==> flow/design.v <==
`timescale 1ns / 1ps
module ram # 
    (parameter ADDR_WIDTH = 4, DATA_WIDTH = 32)
    (
        input                       clk,
        input                       write_enable,
        input   [ADDR_WIDTH-1:0]    addr,
        input   [DATA_WIDTH-1:0]    data_in,
        output  [DATA_WIDTH-1:0]    data_out
    );
    parameter numRegisters = 1 << (ADDR_WIDTH) ;
    reg [DATA_WIDTH-1:0] ram [numRegisters-1:0] ;
    integer i;
    always @(posedge clk) begin
        if (write_enable)
            ram[addr] <= data_in ;
    end
    assign data_out = ram[addr] ;
endmodule
`timescale 1ns / 1ps
module FIR_Periph #
(parameter C_S_AXI_ADDR_WIDTH = 8, C_S_AXI_DATA_WIDTH = 32, DATA_WIDTH =16, NUM_FILTERS=3, NUM_TAPS=15) (
    input clk,
    input calc,
    output reg calcDone,
    input channel,
    input [DATA_WIDTH-1:0] rawData,
    output reg [DATA_WIDTH-1:0] filterData,
    output reg enabled,
    input                               rd,
    input      [C_S_AXI_ADDR_WIDTH-1:0] rdAddr,
    output reg [C_S_AXI_DATA_WIDTH-1:0] rdData,
    input                               wr,
    input      [C_S_AXI_ADDR_WIDTH-1:0] wrAddr,
    input      [C_S_AXI_DATA_WIDTH-1:0] wrData,
    input reset_l
);
parameter ADDR_WIDTH = C_S_AXI_ADDR_WIDTH-$clog2(C_S_AXI_DATA_WIDTH/8);  
parameter BYTE_BITS = $clog2(C_S_AXI_DATA_WIDTH/8);
parameter TAP_ADDR_WIDTH = $clog2(NUM_TAPS);
parameter RESET = 0, IDLE = 1, CALC = 2 ;
reg [3:0] nextState, currentState;
reg [TAP_ADDR_WIDTH-1:0] hAddr, xAddr;
reg [DATA_WIDTH-1:0] hData, xData;
reg wrX[0:1];
reg [TAP_ADDR_WIDTH-1:0] currentIndex[0:1], currentIndex_D [0:1];
reg [TAP_ADDR_WIDTH-1:0]        xIndex, xIndex_D, hIndex, hIndex_D;
wire signed [DATA_WIDTH-1:0] x[1:0];
reg signed [DATA_WIDTH-1:0] MAC[0:NUM_FILTERS-1], MAC_D [0:NUM_FILTERS-1];
reg signed [2*DATA_WIDTH-1:0] MAC_D_temp [0:NUM_FILTERS-1], temp_output[0:NUM_FILTERS-1];
reg [DATA_WIDTH-1:0] y_D;
reg signed [DATA_WIDTH-1:0] atten[0:NUM_FILTERS-1], atten_D [0:NUM_FILTERS-1];
reg channel_D, channel_Q;
reg [C_S_AXI_DATA_WIDTH-1:0] status, status_D;
ram #(.ADDR_WIDTH(TAP_ADDR_WIDTH),.DATA_WIDTH(DATA_WIDTH)) ram_x0 (
    .clk(clk),
    .addr(xAddr),
    .write_enable(wrX[0]),
    .data_in(xData),
    .data_out(x[0])
);
ram #(.ADDR_WIDTH(TAP_ADDR_WIDTH),.DATA_WIDTH(DATA_WIDTH)) ram_x1 (
    .clk(clk),
    .addr(xAddr),
    .write_enable(wrX[1]),
    .data_in(xData),
    .data_out(x[1])
);
reg wrH [0:NUM_FILTERS-1];
wire signed [DATA_WIDTH-1:0] h  [0:NUM_FILTERS-1];
genvar j;
generate
    for(j=0; j<NUM_FILTERS; j=j+1) begin
        ram #(TAP_ADDR_WIDTH, DATA_WIDTH) ram_h
        (
            .clk(clk),
            .addr(hAddr),
            .write_enable(wrH[j]),
            .data_in(hData),
            .data_out(h[j])
        );
    end
endgenerate
integer i;
always @ * begin
    enabled = status[1];
    for(i=0; i<NUM_FILTERS; i=i+1) begin
        atten_D[i] = atten[i];
    end
    if ( wr & wrAddr[C_S_AXI_ADDR_WIDTH-1:BYTE_BITS]>=(NUM_FILTERS*NUM_TAPS) ) begin
        atten_D[wrAddr[C_S_AXI_ADDR_WIDTH-1:BYTE_BITS]-(NUM_FILTERS*NUM_TAPS)] = wrData;
    end
    rdData = 0;
    if(rd) begin
        rdData = status;
    end
    status_D = status;
    nextState = currentState;
    wrX[0] = 0;
    wrX[1] = 0;
    y_D = filterData;
    xIndex_D = xIndex;
    hIndex_D = hIndex;
    xAddr = 0;
    hAddr = 0;
    xData = 0;
    hData = 0;
    currentIndex_D[0] = currentIndex[0];
    currentIndex_D[1] = currentIndex[1];
    calcDone = 0;
    channel_D = channel_Q;
    for(i=0; i<NUM_FILTERS; i=i+1) begin
        wrH[i] = 0;
        MAC_D_temp[i] = 0;
        MAC_D[i] = MAC[i];
        temp_output[i] = 0;
    end
    case (currentState)
        IDLE: begin
            for(i=0; i<NUM_FILTERS; i=i+1) begin
                MAC_D[i] = 0;
            end
            if ( calc & enabled ) begin
                nextState = CALC;
                channel_D = channel;
                wrX[channel_D] = 1;
                xAddr = currentIndex[channel_D];
                xData = rawData;
                xIndex_D = currentIndex[channel_D];
                hIndex_D = 0;
            end
            else if ( wr & wrAddr[C_S_AXI_ADDR_WIDTH-1:BYTE_BITS]<(NUM_FILTERS*NUM_TAPS)) begin
                for(i=0; i<NUM_FILTERS; i=i+1) begin
                    if(wrAddr[C_S_AXI_ADDR_WIDTH-1:BYTE_BITS]>=i*NUM_TAPS && wrAddr[C_S_AXI_ADDR_WIDTH-1:BYTE_BITS]<(i+1)*NUM_TAPS) begin
                        wrH[i] = 1;
                        hAddr = wrAddr[ADDR_WIDTH+1:BYTE_BITS]-i*NUM_TAPS;
                        hData = wrData[DATA_WIDTH-1:0];
                    end
                end
            end
            if(wr & wrAddr[C_S_AXI_ADDR_WIDTH-1:BYTE_BITS]==(NUM_FILTERS*NUM_TAPS)+NUM_FILTERS) begin  
                status_D[1] = 1;
            end
        end
        CALC: begin
            hAddr = hIndex;
            xAddr = xIndex;
            for(i=0; i<NUM_FILTERS; i=i+1) begin
                MAC_D_temp[i] = (x[channel_Q]*h[i] + 32'sh4000);
                MAC_D[i] = MAC[i] + MAC_D_temp[i][2*DATA_WIDTH-2:DATA_WIDTH-1];
            end
            xIndex_D = xIndex - 1'b1;
            if(xIndex == 0) begin
                xIndex_D = NUM_TAPS - 1;
            end
            hIndex_D = hIndex + 1'b1;
            if (hIndex == NUM_TAPS - 1) begin
                nextState = IDLE;
                y_D = 0;
                for(i=0; i<NUM_FILTERS; i=i+1) begin
                    temp_output[i] = atten[i]*MAC_D[i] + 32'sh2000;
                    y_D = y_D + temp_output[i][2*DATA_WIDTH-3:DATA_WIDTH-2];
                end
                calcDone = 1;
                currentIndex_D[channel_Q] = currentIndex[channel_Q] + 1'b1;
                if(currentIndex[channel_Q] == NUM_TAPS - 1) begin
                    currentIndex_D[channel_Q] = 0;
                end
            end
        end
        RESET: begin
            xAddr = xIndex;
            wrX[0] = 1;
            wrX[1] = 1;
            xData = 0;
            xIndex_D = xIndex+1'b1;
            if(xIndex == NUM_TAPS - 1) begin
                status_D[0]=1;
                nextState = IDLE;
            end
        end
        default: begin
            nextState = IDLE;
        end
    endcase
end
always @(posedge clk) begin
    if(!reset_l) begin
        currentIndex[0] <= 0;
        currentIndex[1] <= 0;
        currentState <= RESET;
        filterData <= 0;
        xIndex <= 0;
        hIndex <= 0;
        for(i=0; i<NUM_FILTERS;i=i+1) begin
            atten[i] <= 0;
            MAC[i] <= 0;
        end
        channel_Q <= 0;
        status <= 0;
    end
    else begin
        currentState <= nextState;
        currentIndex[0] <= currentIndex_D[0];
        currentIndex[1] <= currentIndex_D[1];
        xIndex <= xIndex_D;
        hIndex <= hIndex_D;
        for(i=0; i<NUM_FILTERS; i=i+1) begin
            MAC[i] <= MAC_D[i];
            atten[i] <= atten_D[i];
        end
        filterData <= y_D;
        channel_Q <= channel_D;
        status <= status_D;
    end
end
endmodule
Step by step through the tools: FIR_Periph --
Module FIR_Periph before and after one edit of its RTL, step after step. "before" refers to lines of the RTL above, "after" to lines of the edited file. "difference": "after" minus "before" as printed here. Operators: Yosys type, input widths -> output width; for muxes data width and select width s. Library cell names are shortened. A cell with - has no value.
Inputs: design top FIR_Periph, clock clk, standard-cell library sky130hd, timing corner tt_025C_1v80

The edit --
The edit as a unified diff against the file above. The edit is scripted, without regard to the design's behaviour, which it may alter; it was not made to optimise anything.
begin of diff
@@ -26,5 +26,5 @@
     input channel,
     input [DATA_WIDTH-1:0] rawData,
-    output reg [DATA_WIDTH-1:0] filterData,
+    output reg [DATA_WIDTH/2-1:0] filterData,
     output reg enabled,
     input                               rd,
end of diff

Elaborated design --
Yosys after proc, flatten, opt, wreduce and memory -nomap, before mapping. Print and check cells are not counted. Equal cells are merged and count once. Memory sizes are those after Yosys's memory passes, which may raise the word count (mostly to a power of two), join words into wider ones and drop unused or constant bits.
Cells by class:
- add/subtract/negate cells | before 18, after 18, difference 0
- multipliers | before 6, after 6, difference 0
- magnitude comparators | before 7, after 7, difference 0
- equality and inequality tests | before 11, after 11, difference 0
- muxes and demuxes | before 76, after 76, difference 0
- bitwise operators | before 6, after 6, difference 0
- reduce/logical cells | before 19, after 19, difference 0
Operator list:
- $add 30x15->30 const B | before 3, after 0, difference -3
- $mul 16x16->30 | before 3, after 0, difference -3
- $add 22x15->22 const B | before 0, after 3, difference +3
- $mul 16x16->22 | before 0, after 3, difference +3
- $add 16x16->16 | before 5, after 3, difference -2
- $add 8x8->8 | before 0, after 2, difference +2
- $mux 1 | before 21, after 21, difference 0
- $mux 4 | before 21, after 21, difference 0
- $mux 16 | before 14, after 14, difference 0
- $pmux 4 s2 | before 9, after 9, difference 0
- $reduce_and 2->1 | before 9, after 9, difference 0
- $and 1x1->1 | before 4, after 4, difference 0
- $pmux 1 s2 | before 4, after 4, difference 0
- $pmux 16 s2 | before 4, after 4, difference 0
- $add 31x16->31 const B | before 3, after 3, difference 0
- $add 4x1->4 const B | before 3, after 3, difference 0
- $eq 4x4->1 const B | before 3, after 3, difference 0
- $logic_and 1x1->1 | before 3, after 3, difference 0
- $mul 16x16->31 | before 3, after 3, difference 0
- $ne 2x2->1 const B | before 3, after 3, difference 0
- $logic_not 4->1 | before 2, after 2, difference 0
- $not 1->1 | before 2, after 2, difference 0
- $pmux 4 s3 | before 2, after 2, difference 0
- $sub 4x4->4 const B | before 2, after 2, difference 0
- $eq 2x1->1 const B | before 1, after 1, difference 0
- $eq 2x2->1 const B | before 1, after 1, difference 0
- $eq 4x1->1 const B | before 1, after 1, difference 0
- $eq 4x2->1 const B | before 1, after 1, difference 0
Not every row of either side is listed.
Bit counts:
- flip-flop bits (word level) | before 135, after 127, difference -8
- memory bits (writable) | before 1280, after 1280, difference 0
- memories | before 5, after 5, difference 0
- input bits | before 70, after 70, difference 0
- word-level cells | before 163, after 163, difference 0
Memories:
- words x width with read and write ports | before genblk1[0].ram_h.ram 16 x 16 bit 1R1W; genblk1[1].ram_h.ram 16 x 16 bit 1R1W; genblk1[2].ram_h.ram 16 x 16 bit 1R1W; ram_x0.ram 16 x 16 bit 1R1W; ram_x1.ram 16 x 16 bit 1R1W, after genblk1[0].ram_h.ram 16 x 16 bit 1R1W; genblk1[1].ram_h.ram 16 x 16 bit 1R1W; genblk1[2].ram_h.ram 16 x 16 bit 1R1W; ram_x0.ram 16 x 16 bit 1R1W; ram_x1.ram 16 x 16 bit 1R1W

Longest topological paths --
Longest topological path by Yosys (ltp), each cell counted once; first at word level (registers and memories cut), then after technology mapping (sequential cells cut; the memories' decode and read muxes count).
Depth:
- depth after elaboration | before 10, after 10, difference 0
- ABC_AREA | before 0, after 0
- mapped depth | before 95, after 95, difference 0

After synthesis --
Yosys stat after the flow's synthesis: flattened, memories mapped to cells. It holds for the ABC_AREA given above (unset counts as 0); a run with the other value may have another netlist.
Cell types:
- nor2_1 | before 629, after 245, difference -384
- or2_2 | before 314, after 13, difference -301
- fa_1 | before 1531, after 1265, difference -266
- nand2_1 | before 1323, after 1565, difference +242
- and2_1 | before 318, after 537, difference +219
- inv_1 | before 1700, after 1495, difference -205
- nor2b_1 | before 67, after 169, difference +102
- nand3_1 | before 245, after 162, difference -83
- and3_1 | before 95, after 150, difference +55
- a31oi_1 | before 54, after 98, difference +44
- a211oi_1 | before 15, after 56, difference +41
- a21o_1 | before 76, after 39, difference -37
- ha_1 | before 523, after 489, difference -34
- mux2i_1 | before 139, after 105, difference -34
- clkbuf_1 | before 377, after 344, difference -33
- a21boi_0 | before 9, after 39, difference +30
- nand2b_1 | before 123, after 97, difference -26
- o211ai_1 | before 10, after 36, difference +26
Not every row of either side is listed.
Mapped netlist:
- cell count | before 10208, after 9523, difference -685
- mapped area (mm²) | before 0.1135276, after 0.1059841, difference -0.0075435
- flip-flops | before 1414, after 1406, difference -8
- buffers | before 513, after 511, difference -2
By module: a second synthesis without flattening, with its own total; a netlist apart from the flattened one above.
Second synthesis, totals:
- cells (unflattened synthesis) | before 9173, after 8343, difference -830
- area (unflattened synthesis) (mm²) | before 0.112578, after 0.1042562, difference -0.0083218
Rows give one instance, submodules left out.
Modules, before:
- FIR_Periph | instances 1, cells 7083, area 0.0637249 mm², seq. area 0.0026826 mm²
- ram | instances 5, cells 418, area 0.0097706 mm², seq. area 0.0076874 mm²
Modules, after:
- FIR_Periph | instances 1, cells 6253, area 0.0554031 mm², seq. area 0.0025224 mm²
- ram | instances 5, cells 418, area 0.0097706 mm², seq. area 0.0076874 mm²

Path before layout --
OpenSTA on the mapped netlist: ideal clock, no wires. The path of least setup slack (recovery checks aside). Input and output delay are each 20% of the period. Register names are those of the netlist, which keeps one name where synthesis merged equal registers.
Timing post-synthesis:
- kind | before input -> register, after input -> register
- start | before input channel, after input wrAddr[2]
- end | before register filterData[15], after register filterData[7]
- period (ps) | before 24000, after 24000, difference 0
- input delay (ps) | before 4800, after 4800, difference 0
- setup time (ps) | before 132, after 69, difference -63
- time at the first pin (ps) | before 4800, after 4800, difference 0
- data arrival time (ps) | before 24091, after 24739, difference +648
- required time (ps) | before 23868, after 23931, difference +63
- slack (ps) | before -222, after -808, difference -586
- path delay (ps) | before 19423, after 20008, difference +585
- driving pins on the path | before 81, after 87, difference +6
- path buffers | before 9, after 11, difference +2
- synthesis period reached (ps) | before 24222, after 24808, difference +586
"path delay" is the arrival time less input delay plus setup time. "driving pins on the path" counts driving pins, that of a launching flip-flop among them; a cell with two outputs on the path counts twice. "synthesis period reached" = period - worst setup slack (recovery checks aside). The figure is calculated, with input and output delays left at 20% of the set period. The rows between start and end are the longest chain of elaborated cells between them; the timing report does not say that the signal goes this way. Where chains are equally long, one stands for them. A line is the first line of the expression or statement that the cell stems from. Yosys adds cells for indexed reads and writes and turns some case tables into memories. The chain passes a memory read, where the word-level depth is cut; so it can be longer than that depth.
On the way, post-synthesis, before: cells stage by stage buf_4 > mux2_4 > a21oi_4 > buf_6 > buf_4 > buf_2 > buf_1 > buf_1 > mux4_2 > a22oi_1 > nand3_1 > o21ai_0 > clkbuf_1 > clkbuf_1 > nor2_1 > fa_1 > inv_1 > fa_1 > (+45 left out) > o31ai_1 > nand2b_1 > a21o_1 > a21oi_1 > xor2_1 > fa_1 > inv_1 > ha_1 > nand2_1 > o41ai_1 > xnor2_1 > xnor2_1 > xnor2_1 > xnor2_1 > xnor2_1 > xnor3_1 > nand2_1 > a21oi_1, length of the longest elaborated chain 14, elaborated cells between the ends (all ways) 25
RTL lines, path post-synthesis, before:
- start, declared | RTL line 26 | input channel,
- $not 1->1 | RTL line 127 | xAddr = currentIndex[channel_D];
- $pmux 4 s2 | RTL line 127
- $mux 4 | RTL line 123 | if ( calc & enabled ) begin
- $pmux 4 s2 | RTL line 118 | case (currentState)
- $mem_v2 16x16 | RTL line 12 | reg [DATA_WIDTH-1:0] ram [numRegisters-1:0] ;
- $pmux 16 s2 | RTL line 149 | MAC_D_temp[i] = (x[channel_Q]*h[i] + 32'sh4000);
- $mux 16 | RTL line 118
- $mul 16x16->31 | RTL line 149
- $add 31x16->31 | RTL line 149
- $add 16x16->16 | RTL line 150 | MAC_D[i] = MAC[i] + MAC_D_temp[i][2*DATA_WIDTH-2:DATA_WIDTH-1];
- $mul 16x16->30 | RTL line 161 | temp_output[i] = atten[i]*MAC_D[i] + 32'sh2000;
- $add 30x15->30 | RTL line 161
- $add 16x16->16 (2 in a row) | RTL line 162 | y_D = y_D + temp_output[i][2*DATA_WIDTH-3:DATA_WIDTH-2];
- end, assigned | RTL line 192 | filterData <= 0;
- end, assigned | RTL line 212 | filterData <= y_D;
- end, declared | RTL line 28 | output reg [DATA_WIDTH-1:0] filterData,
On the way, post-synthesis, after: cells stage by stage inv_1 > ha_1 > o211a_1 > o221ai_2 > o211a_1 > buf_4 > buf_6 > buf_4 > buf_2 > buf_2 > buf_2 > buf_2 > buf_2 > buf_1 > buf_1 > nand2_1 > nand3_1 > a31oi_1 > (+51 left out) > xor2_1 > fa_1 > xnor2_1 > xnor2_1 > xnor2_1 > xnor2_1 > xnor2_1 > xnor3_1 > xnor2_1 > xnor3_1 > xnor3_1 > xnor2_1 > xnor3_1 > xnor2_1 > xnor2_1 > xnor3_1 > xnor3_1 > o21ai_1, length of the longest elaborated chain 16, elaborated cells between the ends (all ways) 38
RTL lines, path post-synthesis, after:
- start, declared | RTL line 34 | input      [C_S_AXI_ADDR_WIDTH-1:0] wrAddr,
- $ge 6x1->1 | RTL line 134 | if(wrAddr[C_S_AXI_ADDR_WIDTH-1:BYTE_BITS]>=i*NUM_TAPS && wrAddr[C_S_AXI_ADDR_WIDTH-1:BYTE_BITS]<(i+1)*NUM_TAPS ...
- $logic_and 1x1->1 | RTL line 134
- $mux 4 (3 in a row) | RTL line 134
- $mux 4 | RTL line 132 | else if ( wr & wrAddr[C_S_AXI_ADDR_WIDTH-1:BYTE_BITS]<(NUM_FILTERS*NUM_TAPS)) begin
- $mux 4 | RTL line 123 | if ( calc & enabled ) begin
- $pmux 4 s2 | RTL line 118 | case (currentState)
- $mem_v2 16x16 | RTL line 12 | reg [DATA_WIDTH-1:0] ram [numRegisters-1:0] ;
- $mul 16x16->31 | RTL line 149 | MAC_D_temp[i] = (x[channel_Q]*h[i] + 32'sh4000);
- $add 31x16->31 | RTL line 149
- $add 16x16->16 | RTL line 150 | MAC_D[i] = MAC[i] + MAC_D_temp[i][2*DATA_WIDTH-2:DATA_WIDTH-1];
- $mul 16x16->22 | RTL line 161 | temp_output[i] = atten[i]*MAC_D[i] + 32'sh2000;
- $add 22x15->22 | RTL line 161
- $add 8x8->8 (2 in a row) | RTL line 162 | y_D = y_D + temp_output[i][2*DATA_WIDTH-3:DATA_WIDTH-2];
- end, assigned | RTL line 192 | filterData <= 0;
- end, assigned | RTL line 212 | filterData <= y_D;
- end, declared | RTL line 28 | output reg [DATA_WIDTH/2-1:0] filterData,

Worst path after layout --
Path of least setup slack in the final report of the runs of set A (OpenROAD, finished layout, wires in). Where an end is a register, its clock arrival counts in the times. The report prints the path's times to 10 ps; the period is as set.
Timing post-layout:
- kind | before input -> register, after input -> register
- start | before input wrAddr[4], after input wrAddr[3]
- end | before register filterData[15], after register filterData[7]
- period (ps) | before 23600, after 23600, difference 0
- input delay (ps) | before 4720, after 4720, difference 0
- setup time (ps) | before 150, after 60, difference -90
- time at the first pin (ps) | before 4720, after 4720, difference 0
- data arrival time (ps) | before 23730, after 23840, difference +110
- required time (ps) | before 24230, after 24350, difference +120
- slack (ps) | before 500, after 520, difference +20
- driving pins on the path | before 86, after 84, difference -2
- path buffers | before 13, after 5, difference -8
The rows between start and end are the longest chain of elaborated cells between them; the timing report does not say that the signal goes this way. Where chains are equally long, one stands for them. The chain passes a memory read, where the word-level depth is cut; so it can be longer than that depth.
On the way, post-layout, before: cells stage by stage clkdlybuf4s50_1 > buf_12 > nand3_4 > mux2_4 > a32o_2 > a21oi_4 > buf_12 > buf_8 > buf_4 > clkbuf_16 > nand2_1 > a311oi_4 > a211oi_2 > buf_4 > buf_4 > or2_2 > fa_1 > fa_1 > (+50 left out) > nor2b_2 > o21ai_1 > nand2b_1 > a2111oi_4 > nor4_2 > nor2_1 > nor2b_1 > o21a_1 > nor4_4 > o41ai_4 > xnor2_1 > xnor2_1 > xnor2_1 > xnor2_1 > xnor2_1 > xnor3_1 > nand2_1 > a21oi_1, length of the longest elaborated chain 16, elaborated cells between the ends (all ways) 38
RTL lines, path post-layout, before:
- start, declared | RTL line 34 | input      [C_S_AXI_ADDR_WIDTH-1:0] wrAddr,
- $ge 6x1->1 | RTL line 134 | if(wrAddr[C_S_AXI_ADDR_WIDTH-1:BYTE_BITS]>=i*NUM_TAPS && wrAddr[C_S_AXI_ADDR_WIDTH-1:BYTE_BITS]<(i+1)*NUM_TAPS ...
- $logic_and 1x1->1 | RTL line 134
- $mux 4 (3 in a row) | RTL line 134
- $mux 4 | RTL line 132 | else if ( wr & wrAddr[C_S_AXI_ADDR_WIDTH-1:BYTE_BITS]<(NUM_FILTERS*NUM_TAPS)) begin
- $mux 4 | RTL line 123 | if ( calc & enabled ) begin
- $pmux 4 s2 | RTL line 118 | case (currentState)
- $mem_v2 16x16 | RTL line 12 | reg [DATA_WIDTH-1:0] ram [numRegisters-1:0] ;
- $mul 16x16->31 | RTL line 149 | MAC_D_temp[i] = (x[channel_Q]*h[i] + 32'sh4000);
- $add 31x16->31 | RTL line 149
- $add 16x16->16 | RTL line 150 | MAC_D[i] = MAC[i] + MAC_D_temp[i][2*DATA_WIDTH-2:DATA_WIDTH-1];
- $mul 16x16->30 | RTL line 161 | temp_output[i] = atten[i]*MAC_D[i] + 32'sh2000;
- $add 30x15->30 | RTL line 161
- $add 16x16->16 (2 in a row) | RTL line 162 | y_D = y_D + temp_output[i][2*DATA_WIDTH-3:DATA_WIDTH-2];
- end, assigned | RTL line 192 | filterData <= 0;
- end, assigned | RTL line 212 | filterData <= y_D;
- end, declared | RTL line 28 | output reg [DATA_WIDTH-1:0] filterData,
On the way, post-layout, after: cells stage by stage buf_6 > inv_4 > ha_4 > nand4b_1 > buf_4 > o311a_4 > a221o_4 > nand2_8 > buf_6 > and3_4 > a31oi_2 > a211oi_2 > a21oi_2 > buf_12 > and2_4 > fa_1 > inv_2 > fa_1 > (+48 left out) > fa_2 > xnor2_2 > xnor2_2 > xnor2_1 > buf_4 > xnor2_4 > xnor2_2 > xnor3_1 > xnor2_1 > xnor3_1 > xnor3_1 > xnor2_1 > xnor3_1 > xnor2_2 > xnor2_1 > xnor3_1 > xnor3_2 > o21ai_2, length of the longest elaborated chain 16, elaborated cells between the ends (all ways) 38
RTL lines, path post-layout, after:
- start, declared | RTL line 34 | input      [C_S_AXI_ADDR_WIDTH-1:0] wrAddr,
- $ge 6x1->1 | RTL line 134 | if(wrAddr[C_S_AXI_ADDR_WIDTH-1:BYTE_BITS]>=i*NUM_TAPS && wrAddr[C_S_AXI_ADDR_WIDTH-1:BYTE_BITS]<(i+1)*NUM_TAPS ...
- $logic_and 1x1->1 | RTL line 134
- $mux 4 (3 in a row) | RTL line 134
- $mux 4 | RTL line 132 | else if ( wr & wrAddr[C_S_AXI_ADDR_WIDTH-1:BYTE_BITS]<(NUM_FILTERS*NUM_TAPS)) begin
- $mux 4 | RTL line 123 | if ( calc & enabled ) begin
- $pmux 4 s2 | RTL line 118 | case (currentState)
- $mem_v2 16x16 | RTL line 12 | reg [DATA_WIDTH-1:0] ram [numRegisters-1:0] ;
- $mul 16x16->31 | RTL line 149 | MAC_D_temp[i] = (x[channel_Q]*h[i] + 32'sh4000);
- $add 31x16->31 | RTL line 149
- $add 16x16->16 | RTL line 150 | MAC_D[i] = MAC[i] + MAC_D_temp[i][2*DATA_WIDTH-2:DATA_WIDTH-1];
- $mul 16x16->22 | RTL line 161 | temp_output[i] = atten[i]*MAC_D[i] + 32'sh2000;
- $add 22x15->22 | RTL line 161
- $add 8x8->8 (2 in a row) | RTL line 162 | y_D = y_D + temp_output[i][2*DATA_WIDTH-3:DATA_WIDTH-2];
- end, assigned | RTL line 192 | filterData <= 0;
- end, assigned | RTL line 212 | filterData <= y_D;
- end, declared | RTL line 28 | output reg [DATA_WIDTH/2-1:0] filterData,

Flow runs --
Both versions went through the flow (Yosys, OpenROAD) with the same settings in each pair. Constraints: input delay and output delay 20% of the set period each, output load 0.01 pF.
Settings, set A: CORE_UTILIZATION 45, PLACE_DENSITY 0.6, period_ns 23.6, CAP_MARGIN 20, CORE_MARGIN 2, SLEW_MARGIN 20
Results, set A:
- post-synthesis cell area (mm²) | before 0.1135276, after 0.1059841, difference -0.0075435
- area of the die (mm²) | before 0.256319, after 0.239419, difference -0.016900
- standard-cell area of the final layout (mm²) | before 0.133277, after 0.125597, difference -0.007680
- setup slack of the critical path (ps) | before 495, after 515, difference +20
- total negative setup slack (ps) | before 0, after 0, difference 0
- post-route worst hold slack (ps) | before 453, after 474, difference +21
- period reached (ps) | before 23105, after 23085, difference -20
Settings, set B: CELL_PAD_IN_SITES_GLOBAL_PLACEMENT 1, CORE_ASPECT_RATIO 1.66, CORE_UTILIZATION 51, GPL_TIMING_DRIVEN 1, HOLD_SLACK_MARGIN -0.05, PLACE_DENSITY_LB_ADDON 0.21, SLEW_MARGIN 40, TNS_END_PERCENT 55, period_ns 17.9, CAP_MARGIN 20, CORE_MARGIN 2
Results, set B:
- post-synthesis cell area (mm²) | before 0.1135276, after 0.1059841, difference -0.0075435
- area of the die (mm²) | before 0.226515, after 0.211593, difference -0.014922
- standard-cell area of the final layout (mm²) | before 0.136471, after 0.125967, difference -0.010504
- setup slack of the critical path (ps) | before -3353, after -3455, difference -102
- total negative setup slack (ps) | before -30946, after -12150, difference +18796
- post-route worst hold slack (ps) | before 452, after 466, difference +14
- period reached (ps) | before 21253, after 21355, difference +102
"period reached" is the run's clock period less its worst setup slack. It is reckoned from that one timing run; input and output delays stay at 20% of the period that was set.
